==> flow/design.v <==
module memory_controller( CLK_48MHZ,RESET,SDRAM_STATUS,READ_CMD, GEIG_DATA, MAG_DATA, BA_READ,COL_READ, ROW_READ, 
BA_WRITE, COL_WRITE, ROW_WRITE
,NEXT_READ,NEXT_WRITE,DATA_OUT,BA_OUT,COL_OUT,ROW_OUT,CMD_OUT);
input CLK_48MHZ,RESET,SDRAM_STATUS, READ_CMD;
input [79:0] GEIG_DATA;
input [79:0] MAG_DATA;
input [1:0] BA_READ;
input [8:0] COL_READ;
input [12:0] ROW_READ;
input [1:0] BA_WRITE;
input [8:0] COL_WRITE;
input [12:0] ROW_WRITE;
output NEXT_READ, NEXT_WRITE;
output [15:0] DATA_OUT;
output [1:0] BA_OUT;
output [8:0] COL_OUT;
output [12:0] ROW_OUT;
output [1:0] CMD_OUT;
reg [79:0] geig_prev;
reg [79:0] geig_buffer;
parameter new_geig_cmd =2'b01;
parameter num_geig_cycles = 5;
reg [79:0] mag_prev;
reg [79:0] mag_buffer;
parameter new_mag_cmd =2'b10;
parameter num_mag_cycles = 5;
reg [79:0] data_buffer;
reg read_prev;
parameter new_read_cmd = 2'b11;
reg [23:0] read_address;
reg [23:0] write_address;
reg [7:0] schedule;
reg [2:0] num_cycles;
reg [2:0] write_count;
reg busy_hold;
reg next_write;
reg next_read;
reg [1:0] ba_out;
reg [12:0] row_out;
reg [8:0] col_out;
reg [15:0] data_out;
reg [1:0] cmd_out;
assign NEXT_WRITE = next_write;
assign NEXT_READ = next_read;
assign CMD_OUT = cmd_out;
assign BA_OUT = ba_out;
assign ROW_OUT = row_out;
assign COL_OUT = col_out;
assign DATA_OUT = data_out;
always @(posedge CLK_48MHZ or negedge RESET)
begin
if (RESET==1'b0) begin
    schedule = 8'b00000000;
    busy_hold = 1'b0;
    write_count=4'b0000;
    next_write<=0;
    next_read<=0;
    cmd_out<=2'b00;
    num_cycles=0;
    ba_out<=0;
    row_out<=0;
    col_out<=0;
    data_out<=0;
    write_address=0;
    read_address=0;
    mag_prev=80'b0;
    geig_prev=80'b0;
end else begin
write_address = {BA_WRITE,COL_WRITE,ROW_WRITE};
read_address = {BA_READ,COL_READ,ROW_READ};
if ((schedule[1:0] ==2'b00) && (RESET==1'b1)) begin
    schedule=schedule>>2;
end
if ((geig_prev!=GEIG_DATA) && (RESET==1'b1)) begin
    geig_buffer[79:0] = GEIG_DATA;
    geig_prev = GEIG_DATA;
    if (schedule[1:0] == 2'b00) begin
        schedule[1:0] = new_geig_cmd;
    end else if (schedule[3:2] ==2'b00) begin
        schedule[3:2] = new_geig_cmd;
    end else if (schedule[5:4] == 2'b00) begin
        schedule[5:4] = new_geig_cmd;
    end else begin
        schedule[7:6] = new_geig_cmd;
    end
end else begin
    geig_prev= GEIG_DATA;
end
if ((mag_prev!=MAG_DATA) && (RESET==1'b1)) begin
    mag_buffer[79:0] = MAG_DATA;
    mag_prev = MAG_DATA;
    if (schedule[1:0] == 2'b00) begin
        schedule[1:0] = new_mag_cmd;
    end else if (schedule[3:2] ==2'b00) begin
        schedule[3:2] = new_mag_cmd;
    end else if (schedule[5:4] == 2'b00) begin
        schedule[5:4] = new_mag_cmd;
    end else begin
        schedule[7:6] = new_mag_cmd;
    end
end else begin
    mag_prev=MAG_DATA;
end
if ((READ_CMD ==1'b1) && (read_prev ==1'b0) && (RESET==1'b1))begin
    read_prev=READ_CMD;
    if (schedule[1:0] == 2'b00) begin
        schedule[1:0] = new_read_cmd;
    end else if (schedule[3:2] ==2'b00) begin
        schedule[3:2] = new_read_cmd;
    end else if (schedule[5:4] == 2'b00) begin
        schedule[5:4] = new_read_cmd;
    end else begin
        schedule[7:6] = new_read_cmd;
    end
end else begin
    read_prev = READ_CMD;
end
if (((schedule[1:0] == new_geig_cmd) || (schedule[1:0] == new_mag_cmd)) && (RESET==1'b1)) begin
    if ((schedule[1:0] == new_geig_cmd) && (write_count==0)) begin
        num_cycles=num_geig_cycles;
        data_buffer[79:0] = geig_buffer;
    end else if ((schedule[1:0] == new_mag_cmd) && (write_count==0)) begin
        num_cycles = num_mag_cycles;
        data_buffer[79:0]=mag_buffer;
    end
    if (write_count<num_cycles) begin
        if ((SDRAM_STATUS==1'b1) && (busy_hold==1)) begin
            cmd_out<=2'b00;
        end
        if ((busy_hold==1'b1)&&(SDRAM_STATUS==1'b0)) begin
            next_write<=1'b1;
            data_buffer = data_buffer >>16;
            busy_hold=1'b0;
            write_count=write_count+1;
        end else if ((SDRAM_STATUS==1'b0) && (busy_hold==0)) begin
            next_write<=1'b0;
            cmd_out<=2'b10;
            ba_out<=BA_WRITE;
            row_out<=ROW_WRITE;
            col_out<=COL_WRITE;
            data_out<=data_buffer[15:0];
            busy_hold=1'b1;
        end
    end else if (write_count==num_cycles) begin
        write_count=0;
        schedule=schedule>>2;
    end
end else if ((schedule[1:0]==new_read_cmd) && (RESET==1'b1)) begin
    if (read_address == write_address) begin 
        schedule=schedule>>2;
    end else begin
        if ((SDRAM_STATUS==1'b1) && (busy_hold==1)) begin
            cmd_out<=2'b00;
        end    
        if ((SDRAM_STATUS==1'b0) && (busy_hold==1)) begin
            next_read<=1'b1;
            busy_hold=0;
            schedule=schedule>>2;
        end else if ((SDRAM_STATUS==1'b0) && (busy_hold==0)) begin
            next_read<=1'b0;
            cmd_out<=2'b01;
            ba_out<=BA_READ;
            row_out<=ROW_READ;
            col_out<=COL_READ;
            busy_hold=1'b1;
        end
    end
end
end  
end
endmodule
module sdram_interface(CLK_48MHZ,RESET,TIMESTAMP,A_IN_BANK,A_IN_COL,A_IN_ROW,D_IN,CMD_IN,
SDRAM_DQ_IN,SDRAM_DQ_OUT,SDRAM_DQ_OE,
SDRAM_A0,SDRAM_A1,SDRAM_A2,SDRAM_A3,SDRAM_A4,SDRAM_A5,SDRAM_A6,SDRAM_A7,SDRAM_A8,SDRAM_A9,SDRAM_A10,SDRAM_A11,
SDRAM_A12,
SDRAM_CLK_EN,SDRAM_BA0,SDRAM_BA1,SDRAM_CKE,SDRAM_CS,SDRAM_RAS,SDRAM_CAS,SDRAM_WE,SDRAM_DQML,SDRAM_DQMU,
STATUS,DATA_READ);
parameter t_rc = 4;  
parameter t_ras = 3;  
parameter t_rcd= 1;  
parameter t_rp = 2;  
parameter t_dpl = 1;  
parameter t_rrd =1;  
parameter t_ref = 1;  
input CLK_48MHZ;
input RESET;
input [23:0] TIMESTAMP;
input [1:0] CMD_IN;  
input [1:0] A_IN_BANK;
input [8:0] A_IN_COL;
input [12:0] A_IN_ROW;
input [15:0] D_IN;
input [15:0] SDRAM_DQ_IN;
output [15:0] SDRAM_DQ_OUT;
output SDRAM_DQ_OE;
output SDRAM_A0,SDRAM_A1,SDRAM_A2,SDRAM_A3,SDRAM_A4,SDRAM_A5,SDRAM_A6,SDRAM_A7,SDRAM_A8,SDRAM_A9,SDRAM_A10,
SDRAM_A11,SDRAM_A12,
SDRAM_CLK_EN,SDRAM_BA0,SDRAM_BA1,SDRAM_CKE,SDRAM_CS,SDRAM_RAS,SDRAM_CAS,SDRAM_WE,SDRAM_DQML,SDRAM_DQMU;
output STATUS;
output [15:0] DATA_READ;
reg busy;
assign STATUS=busy;
reg [15:0] dout;  
reg weVAL;  
assign SDRAM_DQ_OUT = dout;
assign SDRAM_DQ_OE = weVAL;
reg [15:0] dread;  
assign DATA_READ[0] = dread[0];
assign DATA_READ[1] = dread[1];
assign DATA_READ[2] = dread[2];
assign DATA_READ[3] = dread[3];
assign DATA_READ[4] = dread[4];
assign DATA_READ[5] = dread[5];
assign DATA_READ[6] = dread[6];
assign DATA_READ[7] = dread[7];
assign DATA_READ[8] = dread[8];
assign DATA_READ[9] = dread[9];
assign DATA_READ[10] = dread[10];
assign DATA_READ[11] = dread[11];
assign DATA_READ[12] = dread[12];
assign DATA_READ[13] = dread[13];
assign DATA_READ[14] = dread[14];
assign DATA_READ[15] = dread[15];
reg [12:0] address;
assign SDRAM_A0 = address[0];
assign SDRAM_A1 = address[1];
assign SDRAM_A2 = address[2];
assign SDRAM_A3 = address[3];
assign SDRAM_A4 = address[4];
assign SDRAM_A5 = address[5];
assign SDRAM_A6 = address[6];
assign SDRAM_A7 = address[7];
assign SDRAM_A8 = address[8];
assign SDRAM_A9 = address[9];
assign SDRAM_A10 = address[10];
assign SDRAM_A11 = address[11];
assign SDRAM_A12 = address[12];
reg pwr_up_hold;
reg pwr_stabalize;
reg [3:0] init_counter;
reg [23:0] ts_delay;
assign SDRAM_CLK_EN = pwr_stabalize;  
reg cke;
reg cs;
reg ras;
reg cas;
reg we;
reg ba0;
reg ba1;
reg dqmu;
reg dqml;
assign SDRAM_CKE = cke;
assign SDRAM_CS =  cs;
assign SDRAM_RAS=  ras;
assign SDRAM_CAS=  cas;
assign SDRAM_WE=   we;
assign SDRAM_BA0=  ba0;
assign SDRAM_BA1=  ba1;
assign SDRAM_DQMU= dqmu;
assign SDRAM_DQML= dqml;
reg write_cycle;
reg write_exit;
reg [3:0] write_counter;
reg read_cycle;
reg [3:0] read_counter;
reg read_exit;
reg idle_cycle;
always @(negedge CLK_48MHZ or negedge RESET)
begin
if (RESET==1'b0) begin
    weVAL<=1'b0;
    pwr_up_hold=1'b1;
    busy=1'b1;
    pwr_stabalize=1'b0;
    init_counter=4'b0;
    write_cycle=1'b0;
    write_exit=1'b0;
    write_counter=4'b0;
    read_cycle=1'b0;
    read_counter=4'b0;
    read_exit=1'b0;
    idle_cycle=1'b0;
    dout<=0;
    address=0;
    dread<=0;
    ts_delay=0;
    cke<=1'b0;
    cs<=1'b0;
    ras<=1'b0;
    cas<=1'b0;
    we<=1'b0;
    ba0<=1'b0;
    ba1<=1'b0;
    dqmu<=1'b0;
    dqml<=1'b0;
end else begin
    if (busy==0) begin
        if (CMD_IN==2) begin
            write_cycle=1;
            write_exit=0;
        end else if (CMD_IN==1) begin
            read_cycle=1;
            read_exit=0;
        end else begin
            idle_cycle=1;
        end
    end
    if (write_cycle==1) begin
        if (write_counter==t_rc+t_ras+2) begin
            cke<=0;
            cs<=0;
            ras<=0;
            cas<=0;
            we<=1;
            address=13'b0;
            busy=0;
            write_cycle=0;
            write_counter=0;
            write_exit=1;
        end
        if ((write_counter>t_rc+t_ras) && (write_counter<t_rc+t_ras+2)) begin
            cke<=1;
            cs<=0;
            ras<=1;
            cas<=1;
            we<=1;
            dqml<=1;
            dqmu<=1;
            weVAL<=0;
            address=13'b0;
            write_counter=write_counter+1;
        end
        if (write_counter==t_rc+t_ras) begin
            cke<=1;
            cs<=0;
            ras<=1;
            cas<=0;
            we<=0;
            address[8:0] = A_IN_COL;
            address[10] =1;
            weVAL<=1;
            dout<=D_IN;  
            write_counter=write_counter+1;
        end
        if ((write_counter>t_rc) && (write_counter<t_rc+t_ras)) begin
            cke<=1;
            cs<=0;
            ras<=1;
            cas<=1;
            we<=1;
            address=13'b0;
            write_counter=write_counter+1;
        end
        if (write_counter==t_rc) begin
            cke<=1;
            cs<=0;
            ras<=0;
            cas<=1;
            we<=1;
            dqmu<=0;
            dqml<=0;
            ba0<=A_IN_BANK[0];
            ba1<=A_IN_BANK[1];
            address=A_IN_ROW;
            write_counter=write_counter+1;
        end
        if ((write_counter>0) && (write_counter<t_rc)) begin
            cke<=1;
            cs<=0;
            ras<=1;
            cas<=1;
            we<=1;
            address=13'b0;
            write_counter=write_counter+1;
        end
        if ((write_counter==0) && (write_exit==0)) begin
            cke<=1;
            cs<=0;
            ras<=1;
            cas<=1;
            we<=1;
            busy=1;
            write_counter=write_counter+1;
        end
    end
    if (read_cycle==1) begin
        if (read_counter==t_rc+t_ras+5) begin
            cke<=0;
            cs<=0;
            ras<=0;
            cas<=0;
            we<=1;
            address=13'b0;
            busy=0;
            read_cycle=0;
            read_counter=0;
            read_exit=1;
        end
        if (read_counter==t_rc+t_ras+4) begin
            cke<=1;
            cs<=0;
            ras<=1;
            cas<=1;
            we<=1;
            dqmu<=1;
            dqml<=1;
            address=13'b0;
            read_counter=read_counter+1;
        end
        if (read_counter==t_rc+t_ras+3) begin
            cke<=1;
            cs<=0;
            ras<=1;
            cas<=1;
            we<=1;
            dread<=SDRAM_DQ_IN;
            address=13'b0;
            read_counter=read_counter+1;
        end
        if ((read_counter>t_rc+t_ras) && (read_counter<t_rc+t_ras+3)) begin
            cke<=1;
            cs<=0;
            ras<=1;
            cas<=1;
            we<=1;
            address=13'b0;
            read_counter=read_counter+1;
        end
        if (read_counter==t_rc+t_ras) begin
            cke<=1;
            cs<=0;
            ras<=1;
            cas<=0;
            we<=1;
            address[8:0] = A_IN_COL;
            address[10] =1; 
            dread<= 16'b0;
            read_counter=read_counter+1;
        end
        if ((read_counter>t_rc) && (read_counter<t_rc+t_ras)) begin
            cke<=1;
            cs<=0;
            ras<=1;
            cas<=1;
            we<=1;
            address=13'b0;
            read_counter=read_counter+1;
        end
        if (read_counter==t_rc) begin
            cke<=1;
            cs<=0;
            ras<=0;
            cas<=1;
            we<=1;
            dqmu<=0;
            dqml<=0;
            ba0<=A_IN_BANK[0];
            ba1<=A_IN_BANK[1];
            address=A_IN_ROW;
            read_counter=read_counter+1;
        end
        if ((read_counter>0) && (read_counter<t_rc)) begin
            cke<=1;
            cs<=0;
            ras<=1;
            cas<=1;
            we<=1;
            address=13'b0;
            read_counter=read_counter+1;
        end
        if ((read_counter==0) && (read_exit==0)) begin
            cke<=1;
            cs<=0;
            ras<=1;
            cas<=1;
            we<=1;
            busy=1;
            read_counter=read_counter+1;
        end
    end
    if (pwr_up_hold==1'b1) begin
        if (TIMESTAMP < 2) begin
            cke<=1'b0;
            cs<=1'b0;
            dqml<=1'b0;
            dqmu<=1'b0;
            dout<=16'b0;
            busy=1;
        end else if ((TIMESTAMP>=2)&&(TIMESTAMP<4)) begin
            pwr_stabalize=1'b1;
            cke<=1'b1;
            dqml<=1'b1;
            dqmu<=1'b1;
        end else if (TIMESTAMP>=4) begin  
            if (init_counter==t_rp+1+t_rc+1+1) begin
                cke<=0;
                cs<=0;
                ras<=0;
                cas<=0;
                we<=1;
                address=13'b0;
                pwr_up_hold=1'b0;  
                busy=0;
            end
            if (init_counter==t_rp+1+t_rc+1) begin
                cke<=1;
                cs<=0;
                ras<=1;
                cas<=1;
                we<=1;
                address=13'b0;
                init_counter=init_counter+1;
            end
            if (init_counter==t_rp+1+t_rc) begin
                cke<=1;
                cs<=0;
                ras<=0;
                cas<=0;
                we<=0;
                ba1<=0;
                ba0<=1;
                address=13'b0001000100000;
                init_counter=init_counter+1;
            end
            if ((init_counter>t_rp+1) && (init_counter<t_rp+1+t_rc)) begin
                cke<=1;
                cs<=0;
                ras<=1;
                cas<=1;
                we<=1;
                address=13'b0;
                init_counter=init_counter+1;
            end
            if ((init_counter==t_rp+1) && (TIMESTAMP==ts_delay)) begin
                cke<=1;
                cs<=0;
                ras<=1;
                cas<=1;
                we<=1;
                init_counter=init_counter+1;
            end
            if ((init_counter==t_rp+1) && (TIMESTAMP!=ts_delay)) begin
                cke<=0;
                cs<=0;
                ras<=1;
                cas<=1;
                we<=1;
                address=13'b0;
            end
            if (init_counter==t_rp) begin
                cke<=0;
                cs<=0;
                ras<=0;
                cas<=0;
                we<=1;
                address=13'b0;
                init_counter=init_counter+1;
                ts_delay=TIMESTAMP+1;
            end
            if ((init_counter>0) && (init_counter<t_rp)) begin
                cke<=1;
                cs<=0;
                ras<=1;
                cas<=1;
                we<=1;
                address=13'b0;
                init_counter=init_counter+1;
            end
            if (init_counter==0) begin
                cke<=1;
                cs<=0;
                ras<=0;
                cas<=1;
                we<=0;
                address[10]=1;
                init_counter=init_counter+1;
            end
        end
    end
end  
end
endmodule
module read_buffer( CLK_48MHZ,RESET,NEXT_BYTE,DATA_READ,ROW_WRITE,READ_CMD,BYTE_OUT);
input CLK_48MHZ, RESET, NEXT_BYTE;
input [15:0] DATA_READ;
input [12:0] ROW_WRITE;
output READ_CMD;
output [7:0] BYTE_OUT;
reg read_cmd;
reg [1:0] init_stage;
reg [8:0] init_wait;
reg [7:0] byte_out;
reg [1:0] position;
reg next_byte_prev;
reg [15:0] buffer_a;
reg [15:0] buffer_b;
assign BYTE_OUT = byte_out;
assign READ_CMD = read_cmd;
always @(posedge CLK_48MHZ or negedge RESET) begin
    if (RESET==1'b0) begin
        read_cmd<=1'b0;
        position<= 2'b00;
        byte_out<=8'b0;
        next_byte_prev<=1'b0;
        init_stage=1;
        init_wait=0;
        buffer_a<=0;
        buffer_b<=0;
    end else begin
        next_byte_prev<=NEXT_BYTE;
        if ((NEXT_BYTE==1'b1) && (next_byte_prev==1'b0) && (init_stage==0)) begin
            if (position==2'b00) begin
                byte_out<=buffer_a[7:0];
                position<=position+1;
            end else if (position==2'b01) begin
                byte_out<=buffer_a[15:8];
                position<=position+1;
            end else if (position==2'b10) begin
                byte_out<=buffer_b[7:0];
                position<=position+1;
            end else begin
                byte_out<=buffer_b[15:8];
                position<=2'b00;
            end
        end
        if ((init_stage==1) && (ROW_WRITE>=13'b0000000000011)) begin
            read_cmd<=1'b1;
            init_stage=2;
        end
        if (init_stage==2) begin
            if (init_wait<300) begin
                buffer_a<=DATA_READ;
                init_wait=init_wait+1;
            end else if ((init_wait>=300) && (init_wait<400)) begin
                read_cmd<=1'b0;
                init_wait=init_wait+1;
            end else if (init_wait>=400) begin
                read_cmd<=1'b1;
                init_wait=0;
                init_stage=0;
            end 
        end
        if ((position==2'b00) && (init_stage==0)) begin
            read_cmd<=1'b1;
        end
        if ((position==2'b01) && (init_stage==0)) begin
            read_cmd<=1'b0;
            buffer_b<=DATA_READ;
        end
        if ((position==2'b10) && (init_stage==0)) begin
            read_cmd<=1'b1;
        end
        if ((position==2'b11) && (init_stage==0)) begin
            buffer_a<=DATA_READ;
            read_cmd<=1'b0;
        end
    end
end
endmodule
module write_address_traversal( CLK,RESET,NEXT, BA_WRITE_OUT, ROW_WRITE_OUT,COL_WRITE_OUT );
input CLK, NEXT, RESET;
output [1:0] BA_WRITE_OUT;
output [8:0] COL_WRITE_OUT;
output [12:0] ROW_WRITE_OUT;
reg [23:0] current_count;
reg next_prev;  
assign BA_WRITE_OUT = current_count[23:22];
assign COL_WRITE_OUT = current_count[21:13];
assign ROW_WRITE_OUT = current_count[12:0];
always @(negedge CLK or negedge RESET)
begin
if (RESET==1'b0) begin
    current_count=24'b0;
    next_prev=1'b0;
end else begin
    if (NEXT && !next_prev) begin
    if (current_count == 24'b111111111111111111111111) begin
        current_count = 24'b0;
    end else begin
        current_count = current_count+1;
    end
end
    next_prev = NEXT;
end
end
endmodule
module read_address_traversal( CLK,NEXT,RESET, BA_READ_OUT, ROW_READ_OUT,COL_READ_OUT );
input CLK,NEXT,RESET;
output [1:0] BA_READ_OUT;
output [8:0] COL_READ_OUT;
output [12:0] ROW_READ_OUT;
reg [23:0] current_count;
reg next_prev;  
assign BA_READ_OUT = current_count[23:22];
assign COL_READ_OUT = current_count[21:13];
assign ROW_READ_OUT = current_count[12:0];
always @(negedge CLK or negedge RESET)
begin
if (RESET==1'b0) begin
    current_count=24'b0;
    next_prev=1'b0;
end else begin
    if (NEXT && !next_prev) begin
    if (current_count == 24'b111111111111111111111111) begin
        current_count = 24'b0;
    end else begin
        current_count = current_count+1;
    end
    end
    next_prev = NEXT;
    end
end
endmodule
module sdram_logger (
    input         clk,           
    input         rst_n,         
    input  [23:0] timestamp,     
    input  [79:0] geig_data,     
    input  [79:0] mag_data,      
    input         next_byte,     
    input  [15:0] sdram_dq_in,   
    output [15:0] sdram_dq_out,  
    output        sdram_dq_oe,   
    output [12:0] sdram_a,
    output [1:0]  sdram_ba,
    output        sdram_clk_en,
    output        sdram_cke,
    output        sdram_cs,
    output        sdram_ras,
    output        sdram_cas,
    output        sdram_we,
    output        sdram_dqml,
    output        sdram_dqmu,
    output [7:0]  byte_out       
);
wire        sdram_status;
wire [15:0] data_read;
wire        next_read, next_write, read_cmd;
wire [15:0] mc_data_out;
wire [1:0]  mc_ba_out, mc_cmd_out;
wire [8:0]  mc_col_out;
wire [12:0] mc_row_out;
wire [1:0]  ba_read, ba_write;
wire [8:0]  col_read, col_write;
wire [12:0] row_read, row_write;
memory_controller memory_controller_0(
    .CLK_48MHZ    ( clk ),
    .RESET        ( rst_n ),
    .SDRAM_STATUS ( sdram_status ),
    .READ_CMD     ( read_cmd ),
    .GEIG_DATA    ( geig_data ),
    .MAG_DATA     ( mag_data ),
    .BA_READ      ( ba_read ),
    .COL_READ     ( col_read ),
    .ROW_READ     ( row_read ),
    .BA_WRITE     ( ba_write ),
    .COL_WRITE    ( col_write ),
    .ROW_WRITE    ( row_write ),
    .NEXT_READ    ( next_read ),
    .NEXT_WRITE   ( next_write ),
    .DATA_OUT     ( mc_data_out ),
    .BA_OUT       ( mc_ba_out ),
    .COL_OUT      ( mc_col_out ),
    .ROW_OUT      ( mc_row_out ),
    .CMD_OUT      ( mc_cmd_out )
);
read_address_traversal read_address_traversal_0(
    .CLK          ( clk ),
    .NEXT         ( next_read ),
    .RESET        ( rst_n ),
    .BA_READ_OUT  ( ba_read ),
    .ROW_READ_OUT ( row_read ),
    .COL_READ_OUT ( col_read )
);
write_address_traversal write_address_traversal_0(
    .CLK           ( clk ),
    .RESET         ( rst_n ),
    .NEXT          ( next_write ),
    .BA_WRITE_OUT  ( ba_write ),
    .ROW_WRITE_OUT ( row_write ),
    .COL_WRITE_OUT ( col_write )
);
read_buffer read_buffer_0(
    .CLK_48MHZ ( clk ),
    .RESET     ( rst_n ),
    .NEXT_BYTE ( next_byte ),
    .DATA_READ ( data_read ),
    .ROW_WRITE ( row_write ),
    .READ_CMD  ( read_cmd ),
    .BYTE_OUT  ( byte_out )
);
sdram_interface sdram_interface_0(
    .CLK_48MHZ    ( clk ),
    .RESET        ( rst_n ),
    .TIMESTAMP    ( timestamp ),
    .A_IN_BANK    ( mc_ba_out ),
    .A_IN_COL     ( mc_col_out ),
    .A_IN_ROW     ( mc_row_out ),
    .D_IN         ( mc_data_out ),
    .CMD_IN       ( mc_cmd_out ),
    .SDRAM_DQ_IN  ( sdram_dq_in ),
    .SDRAM_DQ_OUT ( sdram_dq_out ),
    .SDRAM_DQ_OE  ( sdram_dq_oe ),
    .SDRAM_A0  ( sdram_a[0] ),  .SDRAM_A1  ( sdram_a[1] ),  .SDRAM_A2  ( sdram_a[2] ),
    .SDRAM_A3  ( sdram_a[3] ),  .SDRAM_A4  ( sdram_a[4] ),  .SDRAM_A5  ( sdram_a[5] ),
    .SDRAM_A6  ( sdram_a[6] ),  .SDRAM_A7  ( sdram_a[7] ),  .SDRAM_A8  ( sdram_a[8] ),
    .SDRAM_A9  ( sdram_a[9] ),  .SDRAM_A10 ( sdram_a[10] ), .SDRAM_A11 ( sdram_a[11] ),
    .SDRAM_A12 ( sdram_a[12] ),
    .SDRAM_CLK_EN ( sdram_clk_en ),
    .SDRAM_BA0    ( sdram_ba[0] ),
    .SDRAM_BA1    ( sdram_ba[1] ),
    .SDRAM_CKE    ( sdram_cke ),
    .SDRAM_CS     ( sdram_cs ),
    .SDRAM_RAS    ( sdram_ras ),
    .SDRAM_CAS    ( sdram_cas ),
    .SDRAM_WE     ( sdram_we ),
    .SDRAM_DQML   ( sdram_dqml ),
    .SDRAM_DQMU   ( sdram_dqmu ),
    .STATUS       ( sdram_status ),
    .DATA_READ    ( data_read )
);
endmodule
### Step by step through the tools: sdram_logger

Tool output for the design above, in the order of the flow.
Line numbers count from 1 in the design file above.
Library cell names are shortened.
A cell with - has no value.

* top module: sdram_logger
* clock input: clk
* cell library: sky130hd
* library corner: tt_025C_1v80

### Word-level counts

Yosys after proc, flatten, opt, wreduce and memory -nomap, before mapping. Memory bits, and registers merged into a memory's read port (data or address), are not among the register bits. Print and check cells are not counted. Equal cells are merged and count once.

* register bits: 663
* bits of input ports: 203
* output and inout port bits: 48

* add/subtract/negate cells: 27
* order comparisons: 26
* equal/unequal tests: 35
* mux-type cells: 438
* bitwise operators: 11
* reductions and logical operators: 77

Operators with widths (count)
* 2-to-1 mux 80 bit: 6
* 2-to-1 mux 13 bit: 33
* 2-to-1 mux 4 bit: 64
* 2-to-1 mux 1 bit: 250
* != test 80 bit: 2
* 2-to-1 mux 16 bit: 9
* 2-to-1 mux 9 bit: 13
* 2-to-1 mux 8 bit: 13
* adder 4 x 1 -> 4 bit with constant B: 21
* 2-to-1 mux 2 bit: 38
* adder 24 x 1 -> 24 bit with constant B: 3
* == test 24 bit: 2
* == test 24 bit with constant B: 2
* 2-to-1 mux 24 bit: 2
* logical AND 1 bit: 35
* logical NOT 2 bit: 13
* >= comparator 24 x 2 -> 1 bit with constant B: 1
* less-than comparator 24 x 2 -> 1 bit with constant B: 1
* != test 24 bit: 1
* >= comparator 24 x 3 -> 1 bit with constant B: 1
* less-than comparator 24 x 3 -> 1 bit with constant B: 1
* == test 4 bit with constant B: 6
* less-than comparator 4 x 3 -> 1 bit with constant B: 5
* == test 4 x 3 -> 1 bit with constant B: 5
* >= comparator 9 bit with constant B: 2
* less-than comparator 9 bit with constant B: 2
* 2-to-1 mux 6 bit: 3
* 2-to-1 mux 3 bit: 6

Other operator kinds: 28; their cells: 74.

### Longest topological paths

Longest topological path by Yosys (ltp), each cell counted once; first at word level (registers and memories cut), then after technology mapping (sequential cells cut; the memories' decode and read muxes count).

* depth in word-level cells: 49
* ABC_AREA: 0
* gate-level depth with buffers: 35

### Mapped cells and area

Source: synth_stat.txt of the flow (Yosys; design flattened, memories mapped). It holds for the ABC_AREA given above (unset counts as 0); a run with the other value may have another netlist.
Totals and module areas in this step are rounded.

* cell count: 3105
* mapped area: 33000 µm²
* flip-flops: 662
* buffers: 191

Cells by type
* edfxtp_1: count 241, area in all 7.24E+03 µm²
* dfrtp_1: count 272, area in all 6.81E+03 µm²
* dfrtn_1: count 146, area in all 3.65E+03 µm²
* xnor2_1: count 199, area in all 1.74E+03 µm²
* o21ai_0: count 288, area in all 1.44E+03 µm²
* mux2_2: count 116, area in all 1.31E+03 µm²
* mux2i_1: count 109, area in all 1.09E+03 µm²
* nand2_1: count 268, area in all 1.01E+03 µm²
* nor2_1: count 201, area in all 754.474 µm²
* xor2_1: count 83, area in all 726.947 µm²
* a21oi_1: count 137, area in all 685.658 µm²
* ha_1: count 45, area in all 563.04 µm²
* clkbuf_1: count 134, area in all 502.982 µm²
* inv_1: count 127, area in all 476.707 µm²
* nand4_1: count 69, area in all 431.664 µm²
* o21ba_2: count 34, area in all 340.326 µm²
* o211ai_1: count 40, area in all 300.288 µm²
* o22a_1: count 33, area in all 289.027 µm²

Other cell types: 80; their cells: 563.
The figures by module come from a second, unflattened synthesis with its own total; it is not the netlist above.

* cell total of the unflattened synthesis: 3046
* area (unflattened synthesis): 33000 µm²

Rows give one instance, submodules left out.

Modules
* memory_controller: times used 1, cells 1670, area 21000 µm², seq. area 13000 µm²
* sdram_interface: times used 1, cells 897, area 7100 µm², seq. area 2500 µm²
* read_buffer: times used 1, cells 238, area 2800 µm², seq. area 1400 µm²
* read_address_traversal: times used 1, cells 122, area 1300 µm², seq. area 630 µm²
* write_address_traversal: times used 1, cells 119, area 1200 µm², seq. area 630 µm²
* sdram_logger: times used 1, cells 0, area 0.0 µm², seq. area 0.0 µm²

Ticket comment

Flow measurements of sdram_logger on sky130hd: 6 stored runs with different settings, listed in no order. Input and output delays are each 20% of the period that was set; the output load is 0.01 pF.
By "total power of the final layout" is meant OpenSTA's value without simulated activity: inputs other than the clock are taken to toggle once in ten clock periods, and the tool carries that through the logic.
Values from the reports are rounded here.

### Flow run 1

Settings: `ABC_AREA=0`, `CAP_MARGIN=20`, `CELL_PAD_IN_SITES_DETAIL_PLACEMENT=1`, `CELL_PAD_IN_SITES_GLOBAL_PLACEMENT=0`, `CORE_ASPECT_RATIO=0.92`, `CORE_UTILIZATION=40`, `CTS_CLUSTER_SIZE=87`, `GPL_ROUTABILITY_DRIVEN=0`, `MAX_ROUTING_LAYER=met5`, `MIN_ROUTING_LAYER=met2`, `PLACE_DENSITY=0.47`, `SETUP_SLACK_MARGIN=1.56`, `SLEW_MARGIN=20`, `TNS_END_PERCENT=40`, `period_ns=7.76`, `CORE_MARGIN=2`

- Die outline area: 86000 µm²
- Utilization in the final report: 0.53
- Worst-case hold slack: 0.45 ns
- Chip area in the Yosys report: 33000 µm²
- Standard-cell area after routing: 44000 µm²
- Worst setup slack after layout: -0.32 ns
- Total power of the final layout: 0.0089 W

### Flow run 2

Settings: `CORE_UTILIZATION=55`, `period_ns=13.1`, `CAP_MARGIN=20`, `CORE_MARGIN=2`, `SLEW_MARGIN=20`

- Worst setup slack after layout: 0.84 ns
- Die outline area: 63000 µm²
- Utilization in the final report: 0.65
- Worst-case hold slack: 0.43 ns
- Standard-cell area after routing: 39000 µm²
- Chip area in the Yosys report: 33000 µm²
- Total power of the final layout: 0.005 W

### Flow run 3

Settings: `CAP_MARGIN=15`, `CELL_PAD_IN_SITES_DETAIL_PLACEMENT=0`, `CELL_PAD_IN_SITES_GLOBAL_PLACEMENT=1`, `CORE_ASPECT_RATIO=1.51`, `CORE_MARGIN=9`, `CORE_UTILIZATION=40`, `GPL_ROUTABILITY_DRIVEN=0`, `GPL_TIMING_DRIVEN=0`, `PLACE_DENSITY_LB_ADDON=0.28`, `TNS_END_PERCENT=50`, `period_ns=12.9`, `SLEW_MARGIN=20`

- Utilization in the final report: 0.48
- Standard-cell area after routing: 40000 µm²
- Worst-case hold slack: 0.41 ns
- Total power of the final layout: 0.0051 W
- Die outline area: 95000 µm²
- Worst setup slack after layout: 0.31 ns
- Chip area in the Yosys report: 33000 µm²

### Flow run 4

Settings: `ABC_AREA=0`, `CAP_MARGIN=20`, `CELL_PAD_IN_SITES_DETAIL_PLACEMENT=0`, `CELL_PAD_IN_SITES_GLOBAL_PLACEMENT=3`, `CORE_ASPECT_RATIO=0.92`, `CORE_UTILIZATION=27`, `CTS_CLUSTER_SIZE=87`, `GPL_ROUTABILITY_DRIVEN=0`, `MAX_ROUTING_LAYER=met5`, `PLACE_DENSITY=0.48`, `SETUP_SLACK_MARGIN=1.56`, `SLEW_MARGIN=20`, `period_ns=7.76`, `CORE_MARGIN=2`

- Die outline area: 130000 µm²
- Utilization in the final report: 0.35
- Chip area in the Yosys report: 33000 µm²
- Total power of the final layout: 0.009 W
- Worst setup slack after layout: -0.17 ns
- Worst-case hold slack: 0.46 ns
- Standard-cell area after routing: 43000 µm²

### Flow run 5

Settings: `CAP_MARGIN=5`, `CORE_ASPECT_RATIO=0.7`, `CORE_MARGIN=7`, `CORE_UTILIZATION=36`, `CTS_CLUSTER_DIAMETER=204`, `CTS_CLUSTER_SIZE=19`, `GPL_ROUTABILITY_DRIVEN=1`, `MIN_ROUTING_LAYER=met1`, `PLACE_DENSITY_LB_ADDON=0.13`, `SETUP_SLACK_MARGIN=0.18`, `period_ns=15.1`, `SLEW_MARGIN=20`

- Chip area in the Yosys report: 33000 µm²
- Worst setup slack after layout: 1.0 ns
- Total power of the final layout: 0.0037 W
- Utilization in the final report: 0.42
- Standard-cell area after routing: 38000 µm²
- Worst-case hold slack: 0.42 ns
- Die outline area: 100000 µm²

### Flow run 6

Settings: `CORE_UTILIZATION=40`, `period_ns=14.0`, `CAP_MARGIN=20`, `CORE_MARGIN=2`, `SLEW_MARGIN=20`

- Worst setup slack after layout: 1.0 ns
- Standard-cell area after routing: 39000 µm²
- Total power of the final layout: 0.0047 W
- Chip area in the Yosys report: 33000 µm²
- Worst-case hold slack: 0.41 ns
- Die outline area: 86000 µm²
- Utilization in the final report: 0.47
